==> flow/design.v <==
module alu(
	output reg[16 - 1:0] 		data_out,
	output reg 						  		valid_out,
	output reg							  		cmd_out,
	input [16 - 1:0] 			data_in,
	input 							  			valid_in,
	input 							  			cmd_in,
	output reg 									 	amm_read,
	output reg[8 - 1:0] 		amm_address,
	input [8 - 1:0] 			amm_readdata,
	input 									 			amm_waitrequest,
	input[1:0] 							 			amm_response,
	input clk,
	input rst_n
	);
	localparam ST_READ_HEAD = 3'h0, ST_READ_PAYLOAD = 3'h1, ST_DECODE = 3'h2, ST_OP_CODE = 3'h3,
	           ST_ERROR = 3'h4, ST_SEND = 3'h5, ST_SEND2 = 3'h6;
	reg[7:0] date[63:0];
	reg      is_addr[63:0];
	reg[5:0] numar_val;
	reg[5:0] i;
	reg[3:0] operatie;
	reg[2:0] state;
	reg[11:0] rez;
	reg       err;
	wire[5:0] last = numar_val - 6'd1;
	wire[7:0] cur  = date[i];
	reg[11:0] rez_next;
	reg       op_err;
	always @(*) begin
		rez_next = rez;
		op_err   = 1'b0;
		case(operatie)
			4'd0: rez_next = rez + {4'h0, cur};
			4'd1: rez_next = (i == 6'd0) ? {4'h0, cur} : (rez & {4'h0, cur});
			4'd2: rez_next = rez | {4'h0, cur};
			4'd3: rez_next = rez ^ {4'h0, cur};
			4'd4: if(numar_val == 6'd1) rez_next = {4'h0, ~cur}; else op_err = 1'b1;
			4'd5: if(numar_val == 6'd1) rez_next = {4'h0, cur} + 12'd1; else op_err = 1'b1;
			4'd6: if(numar_val == 6'd1) rez_next = {4'h0, cur} - 12'd1; else op_err = 1'b1;
			4'd7: if(numar_val == 6'd1) rez_next = {4'h0, 8'd0 - cur}; else op_err = 1'b1;
			4'd8: if(numar_val == 6'd2) rez_next = {4'h0, date[0] >> date[1]}; else op_err = 1'b1;
			4'd9: if(numar_val == 6'd2) rez_next = {4'h0, date[0] << date[1]}; else op_err = 1'b1;
			default: op_err = 1'b1;
		endcase
	end
	always @(posedge clk) begin
		if(!rst_n) begin
			state     <= ST_READ_HEAD;
			valid_out <= 1'b0;
			cmd_out   <= 1'b0;
			data_out  <= 0;
			amm_read  <= 1'b0;
			amm_address <= 0;
			i         <= 0;
			numar_val <= 0;
			operatie  <= 0;
			rez       <= 0;
			err       <= 1'b0;
		end
		else begin
			case(state)
				ST_READ_HEAD: begin
					valid_out <= 1'b0;
					cmd_out   <= 1'b0;
					i         <= 0;
					err       <= 1'b0;
					if(valid_in && cmd_in) begin
						numar_val <= data_in[5:0];
						operatie  <= data_in[11:8];
						if(data_in[5:0] == 6'd0)
							state <= ST_ERROR;
						else
							state <= ST_READ_PAYLOAD;
					end
				end
				ST_READ_PAYLOAD: begin
					if(valid_in) begin
						date[i]    <= data_in[7:0];
						is_addr[i] <= data_in[8];
						i <= i + 6'd1;
						if(i == last) begin
							i     <= 0;
							state <= ST_DECODE;
						end
					end
				end
				ST_DECODE: begin  
					if(is_addr[i]) begin
						if(!amm_read) begin
							amm_read    <= 1'b1;
							amm_address <= cur;
						end
						else if(!amm_waitrequest) begin
							amm_read <= 1'b0;
							if(amm_response != 2'b00)
								state <= ST_ERROR;
							else begin
								date[i]    <= amm_readdata;
								is_addr[i] <= 1'b0;
								i <= i + 6'd1;
								if(i == last) begin
									i     <= 0;
									rez   <= 0;
									state <= ST_OP_CODE;
								end
							end
						end
					end
					else begin
						i <= i + 6'd1;
						if(i == last) begin
							i     <= 0;
							rez   <= 0;
							state <= ST_OP_CODE;
						end
					end
				end
				ST_OP_CODE: begin  
					rez <= rez_next;
					i   <= i + 6'd1;
					if(op_err)
						state <= ST_ERROR;
					else if(i == last)
						state <= ST_SEND;
				end
				ST_ERROR: begin
					rez   <= 12'hbad;
					err   <= 1'b1;
					state <= ST_SEND;
				end
				ST_SEND: begin
					data_out  <= {11'h0, err, operatie};
					valid_out <= 1'b1;
					cmd_out   <= 1'b1;
					state     <= ST_SEND2;
				end
				ST_SEND2: begin
					data_out <= {4'h0, rez};
					cmd_out  <= 1'b0;
					state    <= ST_READ_HEAD;
				end
				default: state <= ST_READ_HEAD;
			endcase
		end
	end
endmodule
Reports on alu:

Tool output for the design above, in the order of the flow.
Line numbers count from 1 in the design file above.
Cell names lack the library's common part.
The mark - stands for no value.

* design top: alu
* clock input: clk
* library: sky130hd
* library corner: tt_025C_1v80

Elaborated design:

Yosys after proc, flatten, opt, wreduce and memory -nomap, before mapping. Print and check cells are not counted.
Yosys's memory passes give these memory sizes; they may raise the number of words (mostly to a power of two), join words into wider ones and drop unused or constant bits.

* memories kept: 2
* RAM bits: 576
* input bits: 31
* word-level cells: 151
* output and inout bits: 27
* register bits: 59

* shifts and indexed selects: 2
* reductions and logical operators: 22
* mux-type cells: 69
* equality and inequality tests: 32
* bitwise logic cells: 7
* add/subtract/negate cells: 6

Memories
* date: depth 64, bits a word 8, line 18 `reg[7:0] date[63:0];`
* is_addr: depth 64, bits a word 1, line 19 `reg is_addr[63:0];`

Operators with widths (number)
* 2-to-1 mux 12 bit: 12
* case mux 12 bit (select 10 bit): 1
* 2-to-1 mux 8 bit: 10
* 2-to-1 mux 6 bit: 10
* case mux 12 bit (select 3 bit): 1
* 2-to-1 mux 3 bit: 11
* case mux 16 bit (select 2 bit): 1
* inequality test 3 bit with constant B: 9
* case mux 6 bit (select 4 bit): 1
* case mux 3 bit (select 6 bit): 1
* 2-to-1 mux 1 bit: 17
* == test 4 x 3 -> 1 bit with constant B: 4
* adder 12 x 8 -> 12 bit: 1
* AND 12 x 8 -> 12 bit: 1
* OR 12 x 8 -> 12 bit: 1
* bitwise XOR 12 x 8 -> 12 bit: 1
* logical NOT 6 bit: 2
* inequality test 11 x 1 -> 1 bit with constant B: 1
* AND reduction 11 bit: 1
* nonzero test 2 bit: 5
* == test 3 bit with constant B: 3
* adder 8 x 1 -> 9 bit with constant B: 1
* subtractor 8 x 1 -> 9 bit with constant B: 1
* subtractor 1 x 8 -> 8 bit with constant A: 1
* == test 4 x 2 -> 1 bit with constant B: 2
* == test 4 bit with constant B: 2
* OR reduction 4 bit: 2
* << shifter 8 x 8 -> 8 bit: 1

Not listed: further kinds 26, cells in them 34.

Depth:

Yosys ltp: most cells in a row. Word level: on the elaborated netlist, between registers, memories and ports. Mapped: between sequential cells and ports; inverters and the memories' decode and read muxes count.

* word-level depth: 10
* ABC_AREA: 1
* gate-level depth with buffers: 32
* depth with buffers taken out: 29

Netlist:

Source: synth_stat.txt of the flow (Yosys; design flattened, memories mapped). It holds for the ABC_AREA given above (unset counts as 0); a run with the other value may have another netlist.
Totals and module areas in this step are rounded.

* buffer cells: 147
* chip area (Yosys): 28260 um^2
* flip-flops: 641
* mapped cells: 2718

Cell types
* edfxtp_1: number 576, total area 1.73E+04 um^2
* nand2_1: number 775, total area 2909.04 um^2
* nand3_1: number 456, total area 2.28E+03 um^2
* dfxtp_1: number 65, total area 1.3E+03 um^2
* nor2_1: number 211, total area 792.01 um^2
* o21ai_0: number 109, total area 545.523 um^2
* inv_1: number 95, total area 356.592 um^2
* a21oi_1: number 69, total area 345.331 um^2
* buf_2: number 63, total area 315.302 um^2
* ha_1: number 23, total area 287.776 um^2
* o22ai_1: number 34, total area 212.704 um^2
* buf_4: number 23, total area 172.666 um^2
* buf_6: number 15, total area 168.912 um^2
* o21ai_1: number 28, total area 140.134 um^2
* clkbuf_1: number 35, total area 131.376 um^2
* o211ai_1: number 14, total area 105.101 um^2
* o221ai_1: number 11, total area 96.342 um^2
* xor2_1: number 10, total area 87.584 um^2

Not listed: further types 31, cells in them 106.

Timing after synthesis:

Path of least setup slack by OpenSTA after synthesis, without wires, with an ideal clock, recovery checks aside; 20% of the period is set as input and as output delay. Where synthesis merged equal registers, the netlist keeps one of their names.

* path kind: flip-flop to flip-flop
* start point: reg (no name shown)
* end point: mem date[0][1]
* launch time at the first pin: 0.000 ns
* required time: 4.452 ns
* path slack: 0.858 ns
* stages: 17
* delay of the path: 4.142 ns
* path buffers: 4
* data arrival time: 3.594 ns
* library setup time: 0.548 ns
* period: 5.0 ns
* synthesis period reached: 4.142 ns

"delay of the path" is the arrival time less input delay plus setup time.
"stages" counts driving pins, that of a launching flip-flop among them; a cell with two outputs on the path counts twice.
"synthesis period reached" is the clock period less the worst setup slack; recovery checks do not enter. This is arithmetic on one report: input and output delays are still those of the set period (20% each).

* cells stage by stage: dfxtp_1 > buf_6 > inv_4 > buf_6 > buf_6 > o21ai_1 > o22ai_1 > o21ai_1 > nor2_1 > o211ai_1 > nand2_2 > nand2_2 > inv_2 > nand2_2 > buf_6 > nor2_1 > a21oi_1

Ends and longest elaborated chain, post-synthesis
* end: declaration: line 18 `reg[7:0] date[63:0];`

No chain of elaborated cells between the ends is given.

Path in the finished layout:

Path of least setup slack in the final report of flow run A (OpenROAD, finished layout, wires in). Where an end is a register, its clock arrival counts in the times.

* path kind: flip-flop to flip-flop
* start point: reg (no name shown)
* end point: reg rez[8]
* stages: 26
* path buffers: 2
* library setup time: 0.12 ns
* path slack: -1.18 ns
* data arrival time: 4.61 ns
* required time: 3.43 ns
* launch time at the first pin: 0.64 ns
* period: 2.92 ns

A register here has more assigning lines than the two given.

* cells stage by stage: dfxtp_1 > buf_2 > clkinv_2 > clkbuf_4 > nand2_2 > nand3_2 > nand3_2 > nand2_4 > ha_4 > fa_2 > nand2_2 > inv_2 > nor2_2 > nor2_1 > nor2_1 > nor2_1 > o21ai_2 > nand2_1 > nand2_2 > nand2_2 > nand2_4 > nand2_1 > nor2_1 > o21ai_1 > nand3_1 > a21oi_1

Ends and longest elaborated chain, after layout
* end: assignment: line 58 `rez <= 0;`
* end: assignment: line 120 `rez <= rez_next;`
* end: declaration: line 24 `reg[11:0] rez;`

No chain of elaborated cells between the ends is given.
Nets of the timed path that keep an RTL name, with a line that drives or declares them; the list need not be complete.

Nets with RTL names, path after layout
* cur[0]: line 27 `wire[7:0] cur = date[i];`

Subject: flow runs of alu

Hi,

Measured results for alu: 4 stored runs of the Yosys and OpenROAD flow on sky130hd. The settings differ; the order carries no meaning. The constraints put input and output delay at 20% of the set period each and load the outputs with 0.01 pF.
"clock period reached" is the run's clock period less its worst setup slack. It is reckoned from that one timing run; input and output delays stay at 20% of the period that was set.
"allowed time less slack (worst setup path)": the worst setup path's part of the clock period (all of it between registers, 20% less for each end at a port) less its slack. A launch clock that arrives late makes it longer, a capture clock that arrives late makes it shorter.
"power consumption" rests on the timing tool's default activity at the inputs, not on a simulated workload.
Values from the reports are rounded here.

### Flow run A

==> flow/run.sh <==
#!/bin/bash
# the make line also repeats the synthesis and layout settings of config.mk as NAME=value (left out here)
make -C /OpenROAD-flow-scripts/flow DESIGN_CONFIG=/design/flow/config.mk WORK_HOME=/design/flow/orfs CLKGATE_MAP_FILE= finish
==> flow/config.mk <==
export PLATFORM = sky130hd
export DESIGN_NAME = alu
export DESIGN_NICKNAME = alu
export VERILOG_FILES = /design/flow/design.v
export SDC_FILE = /design/flow/constraint.sdc
export NUM_CORES = 4
export LEC_CHECK = 0
export ABC_AREA = 1
export CAP_MARGIN = 20
export CELL_PAD_IN_SITES_DETAIL_PLACEMENT = 2
export CELL_PAD_IN_SITES_GLOBAL_PLACEMENT = 3
export CORE_MARGIN = 9
export CORE_UTILIZATION = 28
export CTS_CLUSTER_DIAMETER = 175
export GPL_TIMING_DRIVEN = 0
export HOLD_SLACK_MARGIN = 0.16
export MAX_ROUTING_LAYER = met4
export PLACE_DENSITY_LB_ADDON = 0.15
export SETUP_SLACK_MARGIN = 0.62
export SLEW_MARGIN = 30
==> flow/constraint.sdc <==
create_clock -name core_clock -period 2.92 [get_ports {clk}]
set_input_delay 0.5840 -clock core_clock [delete_from_list [all_inputs] [get_ports {clk}]]
set_output_delay 0.5840 -clock core_clock [all_outputs]
set_load 0.01 [all_outputs]

Results of flow run A:
- Post-synthesis cell area: 28260 um^2
- Worst setup slack after layout: -1.175 ns
- Utilization in the final report: 38.9%
- Clock period reached: 4.095 ns
- Power consumption: 22930 uW
- Post-route worst hold slack: 0.467 ns
- Area inside the die boundary: 112700 um^2
- Allowed time less slack (worst setup path): 4.10 ns
- Critical path type: flip-flop to flip-flop

### Flow run B

==> flow/run.sh <==
#!/bin/bash
# the make line also repeats the synthesis and layout settings of config.mk as NAME=value (left out here)
make -C /OpenROAD-flow-scripts/flow DESIGN_CONFIG=/design/flow/config.mk WORK_HOME=/design/flow/orfs CLKGATE_MAP_FILE= finish
==> flow/config.mk <==
export PLATFORM = sky130hd
export DESIGN_NAME = alu
export DESIGN_NICKNAME = alu
export VERILOG_FILES = /design/flow/design.v
export SDC_FILE = /design/flow/constraint.sdc
export NUM_CORES = 4
export LEC_CHECK = 0
export CAP_MARGIN = 20
export CORE_MARGIN = 5
export CORE_UTILIZATION = 37
export CTS_CLUSTER_SIZE = 74
export GPL_ROUTABILITY_DRIVEN = 0
export GPL_TIMING_DRIVEN = 1
export PLACE_DENSITY_LB_ADDON = 0.27
export SETUP_SLACK_MARGIN = 0.77
export SLEW_MARGIN = 20
export TNS_END_PERCENT = 80
==> flow/constraint.sdc <==
create_clock -name core_clock -period 3.17 [get_ports {clk}]
set_input_delay 0.6340 -clock core_clock [delete_from_list [all_inputs] [get_ports {clk}]]
set_output_delay 0.6340 -clock core_clock [all_outputs]
set_load 0.01 [all_outputs]

Results of flow run B:
- Post-synthesis cell area: 27700 um^2
- Utilization in the final report: 47.6%
- Power consumption: 17970 uW
- Worst setup slack after layout: -0.736 ns
- Allowed time less slack (worst setup path): 3.91 ns
- Critical path type: flip-flop to flip-flop
- Post-route worst hold slack: 0.489 ns
- Clock period reached: 3.906 ns
- Area inside the die boundary: 80450 um^2

### Flow run C

==> flow/run.sh <==
#!/bin/bash
# the make line also repeats the synthesis and layout settings of config.mk as NAME=value (left out here)
make -C /OpenROAD-flow-scripts/flow DESIGN_CONFIG=/design/flow/config.mk WORK_HOME=/design/flow/orfs CLKGATE_MAP_FILE= finish
==> flow/config.mk <==
export PLATFORM = sky130hd
export DESIGN_NAME = alu
export DESIGN_NICKNAME = alu
export VERILOG_FILES = /design/flow/design.v
export SDC_FILE = /design/flow/constraint.sdc
export NUM_CORES = 4
export LEC_CHECK = 0
export ABC_AREA = 1
export CAP_MARGIN = 40
export CORE_ASPECT_RATIO = 1.37
export CORE_MARGIN = 4
export CORE_UTILIZATION = 64
export CTS_CLUSTER_DIAMETER = 191
export GPL_TIMING_DRIVEN = 1
export HOLD_SLACK_MARGIN = 0.27
export MAX_ROUTING_LAYER = met5
export MIN_ROUTING_LAYER = met1
export PLACE_DENSITY_LB_ADDON = 0.12
export SLEW_MARGIN = 20
==> flow/constraint.sdc <==
create_clock -name core_clock -period 4.74 [get_ports {clk}]
set_input_delay 0.9480 -clock core_clock [delete_from_list [all_inputs] [get_ports {clk}]]
set_output_delay 0.9480 -clock core_clock [all_outputs]
set_load 0.01 [all_outputs]

Results of flow run C:
- Allowed time less slack (worst setup path): 4.34 ns
- Critical path type: flip-flop to flip-flop
- Clock period reached: 4.342 ns
- Power consumption: 12360 uW
- Post-route worst hold slack: 0.463 ns
- Utilization in the final report: 73.7%
- Area inside the die boundary: 47620 um^2
- Worst setup slack after layout: 0.398 ns
- Post-synthesis cell area: 28260 um^2

### Flow run D

==> flow/run.sh <==
#!/bin/bash
# the make line also repeats the synthesis and layout settings of config.mk as NAME=value (left out here)
make -C /OpenROAD-flow-scripts/flow DESIGN_CONFIG=/design/flow/config.mk WORK_HOME=/design/flow/orfs CLKGATE_MAP_FILE= finish
==> flow/config.mk <==
export PLATFORM = sky130hd
export DESIGN_NAME = alu
export DESIGN_NICKNAME = alu
export VERILOG_FILES = /design/flow/design.v
export SDC_FILE = /design/flow/constraint.sdc
export NUM_CORES = 4
export LEC_CHECK = 0
export CAP_MARGIN = 25
export CELL_PAD_IN_SITES_DETAIL_PLACEMENT = 1
export CORE_ASPECT_RATIO = 1.08
export CORE_MARGIN = 10
export CORE_UTILIZATION = 46
export CTS_CLUSTER_DIAMETER = 360
export GPL_ROUTABILITY_DRIVEN = 1
export GPL_TIMING_DRIVEN = 0
export MAX_ROUTING_LAYER = met4
export MIN_ROUTING_LAYER = met2
export PLACE_DENSITY = 0.78
export SLEW_MARGIN = 20
==> flow/constraint.sdc <==
create_clock -name core_clock -period 4.2 [get_ports {clk}]
set_input_delay 0.8400 -clock core_clock [delete_from_list [all_inputs] [get_ports {clk}]]
set_output_delay 0.8400 -clock core_clock [all_outputs]
set_load 0.01 [all_outputs]

Results of flow run D:
- Allowed time less slack (worst setup path): 4.77 ns
- Critical path type: flip-flop to flip-flop
- Clock period reached: 4.772 ns
- Worst setup slack after layout: -0.572 ns
- Area inside the die boundary: 70450 um^2
- Utilization in the final report: 57.1%
- Post-synthesis cell area: 27700 um^2
- Power consumption: 13870 uW
- Post-route worst hold slack: 0.513 ns

Regards
